==> flow/design.v <==
module branch_history_register #(parameter M = 4) (
    input logic clk,
    input logic reset,
    input logic branch_outcome,   
    output logic [M-1:0] bhr_out  
);
    always_ff @(posedge clk or posedge reset) begin
        if (reset) 
            bhr_out <= 0;  
        else 
            bhr_out <= {bhr_out[M-2:0], branch_outcome};  
    end
endmodule
module mnk_bit_predictor #(parameter K = 4,
                        parameter N = 2,
                        parameter M = 4
                        ) (
    input logic clk,
    input logic reset,
    input logic [K-1:0] index,
    input logic [M-1:0] bhr_in,
    input logic branch_outcome,        
    output logic prediction            
);
    logic [N-1:0] pht [((1<<K)*(1<<M))-1:0];  
    logic [K + M -1:0] new_index;
    assign new_index = {bhr_in,index};
    assign prediction = pht[new_index][N-1];
    always_ff @(posedge clk , posedge reset) begin
        if (reset) begin
            for (int i = 0; i < (1<<K)*(1<<M); i++)
                pht[i] <= 0;  
        end
        else begin
            if (branch_outcome) begin
                if (~(&pht[new_index]))
                    pht[new_index] <= pht[new_index] + 1;
            end
            else begin
                if (pht[new_index] > 0)
                    pht[new_index] <= pht[new_index] - 1;
            end
        end
    end
endmodule
module predictor_top #(parameter M = 3, parameter K = 4, parameter N = 3) (
    input logic clk,
    input logic reset,
    input logic [K-1:0] index,
    input logic branch_outcome,  
    output logic prediction,      
    output logic success
);
    logic [M-1:0] bhr_out;      
    branch_history_register #(M) bhr_inst (
        .clk(clk),
        .reset(reset),
        .branch_outcome(branch_outcome),
        .bhr_out(bhr_out)
    );
    mnk_bit_predictor #(K, N, M) pht_inst (
        .clk(clk),
        .reset(reset),
        .index(index),
        .bhr_in (bhr_out),
        .branch_outcome(branch_outcome),
        .prediction(prediction)
    );
    always_comb  begin
        if (prediction == branch_outcome)
        begin success = 1; end
        else begin
        success = 0;
        end
    end 
endmodule
Reports on predictor_top. Tool output for the design above, in the order of the flow. Line numbers count from 1 in the design file above. Not given: --

Top module: predictor_top. Clock port: clk. Library: sky130hd. Timing corner: tt_025C_1v80.

Word level. Yosys after proc, flatten, opt, wreduce and memory -nomap, before mapping. Print and check cells are not counted. Equal cells are merged and count once.

The entry for flip-flop bits (word level) reads 387. Bits in latches: 0. Bits in writable memories: 0. For bits in read-only memories the number is 0. Under clocked read ports x word width stands 0. The figure for memories is 0. Output and inout bits: 2. Elaborated cells: 1040.

For add/subtract/negate cells the number is 2. The figure for $mul is 0. The entry for div/mod/pow operators reads 0. The entry for order comparisons reads 1. The entry for eq/ne operators reads 129. For shift-type cells the number is 0. Muxes and demuxes: 648. The entry for bitwise logic cells reads 0. For reductions and logical operators the number is 131.

Operator list (number): 3-bit 2-to-1 mux (646); 7-bit equality test (second input constant) (64); 3-bit AND reduction (129); 3-bit parallel mux with 128-bit select (1); 7-bit by 6-bit equality test with 1-bit output (second input constant) (32); 7-bit by 5-bit equality test with 1-bit output (second input constant) (16); 7-bit by 4-bit equality test with 1-bit output (second input constant) (8); 7-bit by 3-bit equality test with 1-bit output (second input constant) (4); 7-bit by 2-bit equality test with 1-bit output (second input constant) (2); 7-bit by 1-bit equality test with 1-bit output (second input constant) (1); 7-bit logical NOT (1); 3-bit by 1-bit adder with 3-bit output (second input constant) (1); 3-bit by 1-bit subtractor with 3-bit output (second input constant) (1); 3-bit by 1-bit greater-than comparator with 1-bit output (second input constant) (1); 2-bit inequality test (second input constant) (1); 2-bit nonzero test (1); 1-bit equality test (1); 1-bit 2-to-1 mux (1).

Longest topological paths. Longest topological path by Yosys (ltp), each cell counted once; first at word level (registers and memories cut), then after technology mapping (sequential cells cut; the memories' decode and read muxes count).

Under word-level depth stands 10. For ABC_AREA the number is 0. The entry for gate-level depth with buffers reads 19. Gate-level depth less buffers: 10.

Netlist. Source: synth_stat.txt of the flow (Yosys; design flattened, memories mapped). It holds for the ABC_AREA given above (unset counts as 0); a run with the other value may have another netlist. The area totals of this step are shown rounded.

Under mapped cells stands 1795. The figure for chip area (Yosys) is 0.0195 sq mm. For mapped flip-flops the number is 387. For buffers the number is 181.

Cell types: sky130_fd_sc_hd__dfrtp_1 (number 387, total area 9.68E+03 sq um); sky130_fd_sc_hd__mux2_2 (number 253, total area 2.85E+03 sq um); sky130_fd_sc_hd__o21ai_0 (number 246, total area 1.23E+03 sq um); sky130_fd_sc_hd__nor2_1 (number 133, total area 499.229 sq um); sky130_fd_sc_hd__a22oi_1 (number 58, total area 435.418 sq um); sky130_fd_sc_hd__buf_2 (number 67, total area 335.322 sq um); sky130_fd_sc_hd__nand3_1 (number 67, total area 335.322 sq um); sky130_fd_sc_hd__clkbuf_1 (number 85, total area 319.056 sq um); sky130_fd_sc_hd__mux2_4 (number 16, total area 240.23 sq um); sky130_fd_sc_hd__a32oi_1 (number 27, total area 236.477 sq um); sky130_fd_sc_hd__nand2_1 (number 61, total area 228.97 sq um); sky130_fd_sc_hd__o211ai_1 (number 28, total area 210.202 sq um); sky130_fd_sc_hd__and3b_1 (number 19, total area 166.41 sq um); sky130_fd_sc_hd__o22ai_1 (number 20, total area 125.12 sq um); sky130_fd_sc_hd__nor4bb_1 (number 12, total area 120.115 sq um); sky130_fd_sc_hd__buf_6 (number 10, total area 112.608 sq um); sky130_fd_sc_hd__nor2b_1 (number 17, total area 106.352 sq um); sky130_fd_sc_hd__a21oi_1 (number 21, total area 105.101 sq um).

Other cell types: 67; their cells: 268. By module: a second synthesis without flattening, with its own total; a netlist apart from the flattened one above.

Cell total of the unflattened synthesis: 1616. The figure for area (unflattened synthesis) is 0.0196 sq mm.

Rows give one instance, submodules left out.

Modules: mnk_bit_predictor (times used 1, cells 1611, area 0.0195 sq mm, seq. area 0.00961 sq mm); branch_history_register #(M=3) (times used 1, cells 4, area 0.0000788 sq mm, seq. area 0.0000751 sq mm); predictor_top (times used 1, cells 1, area 0.0000088 sq mm, seq. area 0 sq mm).

Worst setup path after synthesis. Path of least setup slack by OpenSTA after synthesis, without wires, with an ideal clock, recovery checks aside; 20% of the period is set as input and as output delay. Where synthesis merged equal registers, the netlist keeps one of their names.

Kind: input port to flip-flop. Start: input index[3]. End: register pht_inst.pht[56][2]. For clock period the number is 6.0 ns. Input delay: 1.200 ns. The figure for setup time is 0.128 ns. Under launch time at the first pin stands 1.200 ns. Data arrival time: 4.614 ns. Under required time stands 5.872 ns. Setup slack: 1.259 ns. For delay of the path the number is 3.542 ns. Under driving pins on the path stands 17. Under period reached after synthesis stands 4.741 ns.

"delay of the path" is the arrival time less input delay plus setup time. "driving pins on the path": output pins that drive a net of the path, with the launching flip-flop's if there is one; two outputs of one cell count as two. "period reached after synthesis" = period - worst setup slack (recovery checks aside). The figure is calculated, with input and output delays left at 20% of the set period. Between the ends stands the longest chain of elaborated cells between them, by number of cells; it is not shown to be the way that was timed. Of several equally long chains one is given. A line is the first line of the expression or statement that the cell stems from. Yosys adds cells for indexed reads and writes and turns some case tables into memories. A register here has more assigning lines than the two given.

Cells stage by stage: sky130_fd_sc_hd__buf_6 sky130_fd_sc_hd__buf_6 sky130_fd_sc_hd__buf_2 sky130_fd_sc_hd__buf_2 sky130_fd_sc_hd__buf_1 sky130_fd_sc_hd__mux2i_1 sky130_fd_sc_hd__o32ai_1 sky130_fd_sc_hd__a2111oi_0 sky130_fd_sc_hd__nand4_1 sky130_fd_sc_hd__nor4b_2 sky130_fd_sc_hd__nor2_1 sky130_fd_sc_hd__buf_2 sky130_fd_sc_hd__fa_1 sky130_fd_sc_hd__xor2_1 sky130_fd_sc_hd__buf_2 sky130_fd_sc_hd__buf_2 sky130_fd_sc_hd__mux2_1. For cells in the longest elaborated chain the number is 10.

RTL lines, path post-synthesis: from (decl) (line 49) `input logic [K-1:0] index,`; 7-bit equality test (line 40) `if (pht[new_index] > 0)`; 3-bit parallel mux with 128-bit select (line 40); 3-bit 2-to-1 mux (line 35) `if (branch_outcome) begin`; 3-bit by 1-bit greater-than comparator with 1-bit output (line 40); 3-bit 2-to-1 mux (line 40); 3-bit 2-to-1 mux (line 35); 3-bit by 1-bit subtractor with 3-bit output (line 41) `pht[new_index] <= pht[new_index] - 1;`; 3-bit 2-to-1 mux (line 41); 3-bit 2-to-1 mux (line 40); 3-bit 2-to-1 mux (line 35); to (assign) (line 37) `pht[new_index] <= pht[new_index] + 1;`; to (assign) (line 41); to (decl) (line 25) `logic [N-1:0] pht [((1<<K)*(1<<M))-1:0];`.

Path in the finished layout. Path of least setup slack in the final report of run 4 (OpenROAD, finished layout, wires in). Where an end is a register, its clock arrival counts in the times.

Kind: input port to output port. Start: input index[1]. End: output success. For clock period the number is 6.0 ns. Input delay: 1.20 ns. The entry for output delay reads 1.20 ns. Under launch time at the first pin stands 1.20 ns. Data arrival time: 4.67 ns. Under required time stands 4.80 ns. Setup slack: 0.13 ns. Under driving pins on the path stands 12.

Between the ends stands the longest chain of elaborated cells between them, by number of cells; it is not shown to be the way that was timed. Of several equally long chains one is given.

Cells stage by stage: sky130_fd_sc_hd__buf_2 sky130_fd_sc_hd__buf_12 sky130_fd_sc_hd__nor2_1 sky130_fd_sc_hd__or3_1 sky130_fd_sc_hd__o2111ai_1 sky130_fd_sc_hd__or4_1 sky130_fd_sc_hd__or2_0 sky130_fd_sc_hd__buf_4 sky130_fd_sc_hd__nor2_1 sky130_fd_sc_hd__nor2_1 sky130_fd_sc_hd__xnor2_1 sky130_fd_sc_hd__clkdlybuf4s50_1. For cells in the longest elaborated chain the number is 4.

RTL lines, path after layout: from (decl) (line 49) `input logic [K-1:0] index,`; 7-bit equality test (line 28) `assign prediction = pht[new_index][N-1];`; 3-bit parallel mux with 128-bit select (line 28); 1-bit equality test (line 70) `if (prediction == branch_outcome)`; 1-bit 2-to-1 mux (line 70); to (decl) (line 52) `output logic success`.

Appendix: measured runs

Settings and measured results of 4 stored flow runs for module predictor_top (sky130hd), not sorted in any way. The constraints put input and output delay at 20% of the set period each and load the outputs with 0.01 pF. "critical setup path time" = time allowed to the worst setup path (clock period - input delay - output delay, where it has them) - its slack; a late launch clock adds to it, a late capture clock takes from it. "total power of the final layout" rests on the timing tool's default activity at the inputs, not on a simulated workload. The measured numbers are rounded.

Run 1 has these settings: ABC_AREA 1; CELL_PAD_IN_SITES_DETAIL_PLACEMENT 2; CELL_PAD_IN_SITES_GLOBAL_PLACEMENT 1; CORE_MARGIN 4; CTS_CLUSTER_DIAMETER 80; CTS_CLUSTER_SIZE 82; GPL_ROUTABILITY_DRIVEN 0; GPL_TIMING_DRIVEN 0; MAX_ROUTING_LAYER met4; MIN_ROUTING_LAYER met2; PLACE_DENSITY_LB_ADDON 0.11; TNS_END_PERCENT 25; period_ns 6.0; CAP_MARGIN 20; CORE_UTILIZATION 40; SLEW_MARGIN 20. Outcome: no results, routing failed with GRT-0116.

Run 2 has these settings: ABC_AREA 1; CELL_PAD_IN_SITES_DETAIL_PLACEMENT 2; CELL_PAD_IN_SITES_GLOBAL_PLACEMENT 1; CORE_ASPECT_RATIO 0.87; CORE_MARGIN 4; CTS_CLUSTER_DIAMETER 80; CTS_CLUSTER_SIZE 82; GPL_ROUTABILITY_DRIVEN 0; GPL_TIMING_DRIVEN 0; MAX_ROUTING_LAYER met4; MIN_ROUTING_LAYER met2; PLACE_DENSITY_LB_ADDON 0.26; TNS_END_PERCENT 25; period_ns 5.9; CAP_MARGIN 20; CORE_UTILIZATION 40; SLEW_MARGIN 20. Outcome: no results, routing failed with GRT-0116.

Run 3 has these settings: ABC_AREA 0; CAP_MARGIN 0; CORE_ASPECT_RATIO 1.25; CORE_UTILIZATION 62; CTS_CLUSTER_SIZE 84; GPL_TIMING_DRIVEN 0; MAX_ROUTING_LAYER met5; MIN_ROUTING_LAYER met2; PLACE_DENSITY_LB_ADDON 0.04; SETUP_SLACK_MARGIN 1.56; period_ns 9.4; CORE_MARGIN 2; SLEW_MARGIN 20. Outcome: no results, routing failed with GRT-0116.

Run 4 has these settings: CTS_CLUSTER_DIAMETER 80; CTS_CLUSTER_SIZE 78; TNS_END_PERCENT 25; period_ns 6.0; CAP_MARGIN 20; CORE_MARGIN 2; CORE_UTILIZATION 40; SLEW_MARGIN 20. The total negative slack comes to 0.000 ns. For the utilization of the finished layout the run shows 46.7%. For the critical setup path time the run shows 3.47 ns. Worst setup path kind: input port to output port. The total power of the final layout comes to 0.00751 W. The die outline area comes to 0.0506 sq mm. The worst-case hold slack reads 0.496 ns. The synthesis area is 0.0195 sq mm. The worst setup slack after layout comes to 0.132 ns.
